==> flow/design.v <==
`timescale 1ns / 1ps
module IIR2nd#(
    parameter DW = 20,FW = 15
)(
    input clk,rst_n,en,
    input signed [DW-1:0] din,
    output logic signed[DW-1:0] dout,
    input [31:0]index
);
    localparam logic signed[DW-1:0] GAIN =41;
    function automatic logic signed[DW-1:0] DEN(input [31:0] i);
        case (i)
        32'd0:  DEN = -65446;
        32'd1:  DEN = -65421;
        32'd2:  DEN = -65381;
        32'd3:  DEN = -65325;
        32'd4:  DEN = -65252;
        32'd5:  DEN = -65163;
        32'd6:  DEN = -65058;
        32'd7:  DEN = -64938;
        32'd8:  DEN = -64801;
        32'd9:  DEN = -64648;
        32'd10: DEN = -64479;
        32'd11: DEN = -64294;
        32'd12: DEN = -64094;
        32'd13: DEN = -63877;
        32'd14: DEN = -63645;
        32'd15: DEN = -63397;
        32'd16: DEN = -63134;
        32'd17: DEN = -62855;
        32'd18: DEN = -62560;
        32'd19: DEN = -62250;
        default: DEN = 0;
        endcase
    endfunction
    localparam logic signed [DW-1:0] NUM0 = 32768, NUM1 = 0, NUM2 = -32768;
    wire signed [DW-1:0] n0;
    wire signed [DW-1:0] n1;
    wire signed [DW-1:0] n2;
    wire signed [DW-1:0] d1;
    wire signed [DW-1:0] d2;
    wire signed [DW-1:0] g ;
    assign    n0      = (NUM0);
    assign    n1     = (NUM1);
    assign    n2     = (NUM2);
    assign    d1     = (DEN(index));
    assign    d2     = (32686);
    assign    g      = (GAIN);
    logic signed [DW-1:0]   z1,z0;
    wire signed [DW-1:0] pn0;
    wire signed [DW-1:0] pn1;
    wire signed [DW-1:0] pn2;
    wire signed [DW-1:0] o ;
    wire signed [DW-1:0] pd1;
    wire signed [DW-1:0] pd2;
    assign        pn0    = 
    (((DW-FW)+(DW-FW)+(FW)+(FW))'(din)*((DW-FW)+(DW-FW)+(FW)+(FW))'(n0))>>>((FW)+(FW)-(FW));
    assign        pn1    = 
    (((DW-FW)+(DW-FW)+(FW)+(FW))'(din)*((DW-FW)+(DW-FW)+(FW)+(FW))'(n1))>>>((FW)+(FW)-(FW));
    assign        pn2    = 
    (((DW-FW)+(DW-FW)+(FW)+(FW))'(din)*((DW-FW)+(DW-FW)+(FW)+(FW))'(n2))>>>((FW)+(FW)-(FW));
    assign        o     =z0 + pn0;
    assign        pd1    = 
    (((DW-FW)+(DW-FW)+(FW)+(FW))'(o)*((DW-FW)+(DW-FW)+(FW)+(FW))'(d1))>>>((FW)+(FW)-(FW));
    assign        pd2    = 
    (((DW-FW)+(DW-FW)+(FW)+(FW))'(o)*((DW-FW)+(DW-FW)+(FW)+(FW))'(d2))>>>((FW)+(FW)-(FW));
    always_ff @( posedge clk ) begin 
        if(!rst_n) begin
            z0<=0; z1<=0;dout<=0;
        end else begin
            z0<=pn1 + z1 - pd1;
            z1<=pn2 - pd2;
            dout<=
    (((DW-FW)+(DW-FW)+(FW)+(FW))'(o)*((DW-FW)+(DW-FW)+(FW)+(FW))'(g))>>>((FW)+(FW)-(FW));
        end
    end
endmodule
module IIR#(
    parameter DW = 16,EW = 4
)(
    input clk,rst_n,en,
    input signed [DW-1:0] din,
    output logic signed [DW-1:0] dout,
    input [31:0]index,
    output logic signed [DW+EW-1:0] dout_W
    );
    localparam W = DW + EW;
    logic signed [W-1:0] din_W;
    assign din_W = din;
    assign dout = dout_W;
    IIR2nd #(W,DW-1)IIR2nd_inst(
    clk,rst_n,en, din_W, dout_W,index
        );
endmodule
`timescale 1ns / 1ps
module IIR_v#(
    parameter DW = 16,FW = 15
)(
    input clk,rst_n,en,
    input signed [DW-1:0] din,
    output wire signed [DW-1:0] dout,
    input [31:0]index,
    output wire signed [DW+FW-1:0] dout_W
    );
    IIR#(
        DW,FW
    )IIR_inst(
        clk,rst_n,en,din,dout,index,dout_W
    );
endmodule
### Tool chain data of IIR_v

Tool output for the design above, in the order of the flow.
Line numbers count from 1 in the design file above.
Operators: Yosys type, input widths -> output width; for muxes data width and select width s.
Library cell names are shortened.
Not given: --

| design | value |
|---|---|
| top | IIR_v |
| clock | clk |
| library | sky130hd |
| library corner | tt_025C_1v80 |

### Word level

Source: Yosys, flattened and elaborated, memories not mapped. Widths are those after wreduce; folded enables and synchronous resets count as part of the registers. Registers that Yosys merges into a memory's read port (data or address) are not register bits. Print and check cells do not count. Equal cells are merged and count once.
Yosys's memory passes give these memory sizes; they may raise the number of words (mostly to a power of two), join words into wider ones and drop unused or constant bits.

| bit counts | value |
|---|---|
| flip-flop bits (word level) | 93 |
| bits in read-only memories | 864 |
| memory cells | 1 |
| input bits | 51 |

| operators by class | value |
|---|---|
| add/subtract/negate cells | 4 |
| multipliers | 3 |
| mux-type cells | 1 |
| reductions and logical operators | 1 |

Memories:

| name | depth | width | rd ports | wr ports | RTL line | source |
|---|---|---|---|---|---|---|
| (no name shown) | 32 | 27 | 1 | 0 | 12 | `case (i)` |

Operators by type and width:

| operator | number |
|---|---|
| $mul 31x31->46 | 1 |
| $mul 31x15->45 const B | 1 |
| $mul 31x7->38 const B | 1 |
| $sub 31x31->31 | 2 |
| $neg 16->31 | 1 |
| $add 31x16->31 | 1 |
| $mux 31 | 1 |
| $logic_not 27->1 | 1 |

### Depth

Longest topological path by Yosys (ltp), each cell counted once; first at word level (registers and memories cut), then after technology mapping (sequential cells cut; the memories' decode and read muxes count).

| depth | value |
|---|---|
| word-level depth | 4 |
| ABC_AREA | 0 |
| gate-level depth with buffers | 52 |

### Synthesis result

Source: synth_stat.txt of the flow (Yosys; design flattened, memories mapped). It holds for the ABC_AREA given above (unset counts as 0); a run with the other value may have another netlist.
Totals and module areas in this step are rounded.

Cells by type:

| cell type | number | total area (um2) |
|---|---|---|
| fa_1 | 864 | 1.73E+04 |
| ha_1 | 551 | 6.89E+03 |
| inv_1 | 1177 | 4.42E+03 |
| dfxtp_1 | 85 | 1.7E+03 |
| nor2_1 | 417 | 1.57E+03 |
| xnor2_1 | 98 | 858.323 |
| nand2_1 | 201 | 754.474 |
| a21oi_1 | 141 | 705.677 |
| xor2_1 | 63 | 551.779 |
| a21o_1 | 71 | 533.011 |
| o21ai_0 | 78 | 390.374 |
| clkbuf_1 | 63 | 236.477 |
| nand2b_1 | 34 | 212.704 |
| nor3_1 | 42 | 210.202 |
| nand3_1 | 41 | 205.197 |
| a211oi_1 | 25 | 187.68 |
| buf_4 | 25 | 187.68 |
| nor2b_1 | 30 | 187.68 |

Not listed: further types 65, cells in them 320.

| mapped netlist | value |
|---|---|
| standard cells after synthesis | 4326 |
| synthesis area | 0.0395 mm2 |
| flip-flops | 85 |

The figures by module come from a second, unflattened synthesis with its own total; it is not the netlist above.

| unflattened totals | value |
|---|---|
| cells (unflattened synthesis) | 4305 |
| area (unflattened synthesis) | 0.0393 mm2 |

Rows give one instance, submodules left out.

By module:

| module | instances | cells | area (mm2) |
|---|---|---|---|
| IIR2nd | 1 | 4289 | 0.0391 |
| IIR | 1 | 16 | 0.00012 |
| IIR_v | 1 | 0 | 0 |

### Worst setup path after synthesis

Path of least setup slack by OpenSTA after synthesis, without wires, with an ideal clock, recovery checks aside; 20% of the period is set as input and as output delay. Where synthesis merged equal registers, the netlist keeps one of their names.

| timing path after synthesis | value |
|---|---|
| path type | input to register |
| from | input din[0] |
| to | register IIR_inst.IIR2nd_inst.z0[30] |
| clock period | 13.5 ns |
| input delay | 2.700 ns |
| launch time at the first pin | 2.700 ns |
| arrival time | 13.645 ns |
| data required time | 13.379 ns |
| slack | -0.266 ns |
| path delay | 11.066 ns |
| stages | 40 |
| synthesis period reached | 13.766 ns |

"path delay" is the arrival time less input delay plus setup time.
"stages": output pins that drive a net of the path, with the launching flip-flop's if there is one; two outputs of one cell count as two.
"synthesis period reached" is the clock period less the worst setup slack; recovery checks do not enter. This is arithmetic on one report: input and output delays are still those of the set period (20% each).
The rows between start and end are the longest chain of elaborated cells between them; the timing report does not say that the signal goes this way. Where chains are equally long, one stands for them.
Each line given opens the expression or statement behind the cell; cells for indexed reads and writes are added by Yosys, which also makes memories of some case tables.

| on the way, after synthesis | value |
|---|---|
| cell sequence | ha_1 > fa_1 > a211oi_1 > nor2_1 > o211ai_1 > a21oi_1 > o21ai_1 > o2111ai_1 > o211ai_2 > xor2_2 > inv_2 > nor2_1 > fa_1 > fa_1 > fa_1 > inv_1 > fa_1 > inv_1 > [... 4 more ...] > fa_1 > inv_1 > ha_1 > a21o_1 > a21o_1 > a221o_1 > o2111ai_1 > nor3b_1 > xor2_1 > ha_1 > a21o_1 > a21oi_1 > o21bai_1 > a31oi_1 > nand3_1 > a22o_1 > and3_1 > mux2_2 |
| length of the longest elaborated chain | 3 |
| elaborated cells on any way between the ends | 3 |
| RTL lines with such cells | 3 |
| those cells by class | 2 x add/sub; 1 x mul |

RTL lines, path after synthesis:

| what | RTL line | source |
|---|---|---|
| from (decl) | 100 | `input signed [DW-1:0] din,` |
| $add 31x16->31 | 62 | `assign        o     =z0 + pn0;` |
| $mul 31x31->46 | 64 | `(((DW-FW)+(DW-FW)+(FW)+(FW))'(o)*((DW-FW)+(DW-FW)+(FW)+(FW))'(d1))>>>((FW)+(FW)-(FW));` |
| $sub 31x31->31 | 71 | `z0<=pn1 + z1 - pd1;` |
| to (assign) | 69 | `z0<=0; z1<=0;dout<=0;` |
| to (assign) | 71 |  |
| to (decl) | 49 | `logic signed [DW-1:0]   z1,z0;` |

### Path in the finished layout

From the final timing report of record 1: the path of least setup slack in the routed layout; clock arrival at registers is part of the times.

| timing path after layout | value |
|---|---|
| path type | input to register |
| from | input din[0] |
| to | register IIR_inst.IIR2nd_inst.z0[30] |
| clock period | 10.2 ns |
| input delay | 2.04 ns |
| launch time at the first pin | 2.04 ns |
| arrival time | 12.61 ns |
| data required time | 10.47 ns |
| slack | -2.14 ns |
| stages | 48 |

The rows between start and end are the longest chain of elaborated cells between them; the timing report does not say that the signal goes this way. Where chains are equally long, one stands for them.

| on the way, after layout | value |
|---|---|
| cell sequence | buf_8 > ha_4 > buf_6 > a211oi_4 > buf_4 > buf_4 > buf_4 > nor2_1 > o21a_1 > nor2_4 > xnor2_4 > nand2_1 > buf_4 > fa_1 > inv_1 > fa_1 > fa_1 > inv_1 > [... 12 more ...] > o31ai_4 > o31a_1 > buf_4 > nor2_4 > nor2b_2 > nor2_2 > xor2_2 > ha_4 > a21oi_4 > nand3b_1 > a311o_2 > nand3_4 > a31oi_4 > a31o_2 > a21oi_1 > o211ai_1 > and3_1 > mux2_2 |
| length of the longest elaborated chain | 3 |
| elaborated cells on any way between the ends | 3 |
| RTL lines with such cells | 3 |
| those cells by class | 2 x add/sub; 1 x mul |

RTL lines, path after layout:

| what | RTL line | source |
|---|---|---|
| from (decl) | 100 | `input signed [DW-1:0] din,` |
| $add 31x16->31 | 62 | `assign        o     =z0 + pn0;` |
| $mul 31x31->46 | 64 | `(((DW-FW)+(DW-FW)+(FW)+(FW))'(o)*((DW-FW)+(DW-FW)+(FW)+(FW))'(d1))>>>((FW)+(FW)-(FW));` |
| $sub 31x31->31 | 71 | `z0<=pn1 + z1 - pd1;` |
| to (assign) | 69 | `z0<=0; z1<=0;dout<=0;` |
| to (assign) | 71 |  |
| to (decl) | 49 | `logic signed [DW-1:0]   z1,z0;` |

Memo
Re: implementation data of IIR_v

5 stored runs of IIR_v in the flow (synthesis by Yosys, layout by OpenROAD, sky130hd cells), in arbitrary order. Constraints: input delay and output delay 20% of the set period each, output load 0.01 pF.
"allowed time less slack (worst setup path)": the worst setup path's part of the clock period (all of it between registers, 20% less for each end at a port) less its slack. A launch clock that arrives late makes it longer, a capture clock that arrives late makes it shorter.
The measured numbers are rounded.
Settings: . = not set for that run.

| stored run | period_ns | CAP_MARGIN | CORE_MARGIN | CORE_UTILIZATION | SLEW_MARGIN | ABC_AREA | CELL_PAD_IN_SITES_DETAIL_PLACEMENT | CELL_PAD_IN_SITES_GLOBAL_PLACEMENT | CORE_ASPECT_RATIO | GPL_ROUTABILITY_DRIVEN | GPL_TIMING_DRIVEN | MAX_ROUTING_LAYER | MIN_ROUTING_LAYER | PLACE_DENSITY_LB_ADDON | SETUP_SLACK_MARGIN | TNS_END_PERCENT | CTS_CLUSTER_DIAMETER | PLACE_DENSITY | area of the synthesized netlist (mm2) | full die area (mm2) | utilization in the final report (%) | worst slack on setup checks (ns) | total negative slack on setup checks (ns) | smallest hold slack (ns) | allowed time less slack (worst setup path) (ns) | type of the worst setup path |
|---|---|---|---|---|---|---|---|---|---|---|---|---|---|---|---|---|---|---|---|---|---|---|---|---|---|---|
| record 1 | 10.2 | 20 | 2 | 40 | 20 | . | . | . | . | . | . | . | . | . | . | . | . | . | 0.0395 | 0.101 | 54.7 | -2.14 | -61.2 | 0.563 | 10.30 | input to register |
| record 2 | 15.1 | 0 | 4 | 40 | 20 | 0 | 2 | 0 | 1.17 | 1 | 0 | met4 | met2 | 0.05 | 0.5 | 40 | . | . | 0.0395 | 0.104 | 46.6 | 0.321 | 0.000 | 0.564 | 11.76 | input to register |
| record 3 | 15.1 | 0 | 4 | 40 | 20 | 0 | 1 | 2 | 1.38 | 1 | . | met4 | . | . | . | 40 | . | . | 0.0395 | 0.104 | 45.1 | 0.550 | 0.000 | 0.548 | 11.53 | input to register |
| record 4 | 13.5 | 20 | 2 | 40 | 25 | . | . | . | . | . | . | . | met2 | . | . | . | 168 | 0.42 | 0.0395 | 0.101 | 50.9 | 0.247 | 0.000 | 0.555 | 10.55 | input to register |
| record 5 | 13.4 | 20 | 2 | 40 | 20 | . | . | . | . | . | . | . | . | . | . | . | . | . | 0.0395 | 0.101 | 50.1 | 0.197 | 0.000 | 0.546 | 10.52 | input to register |
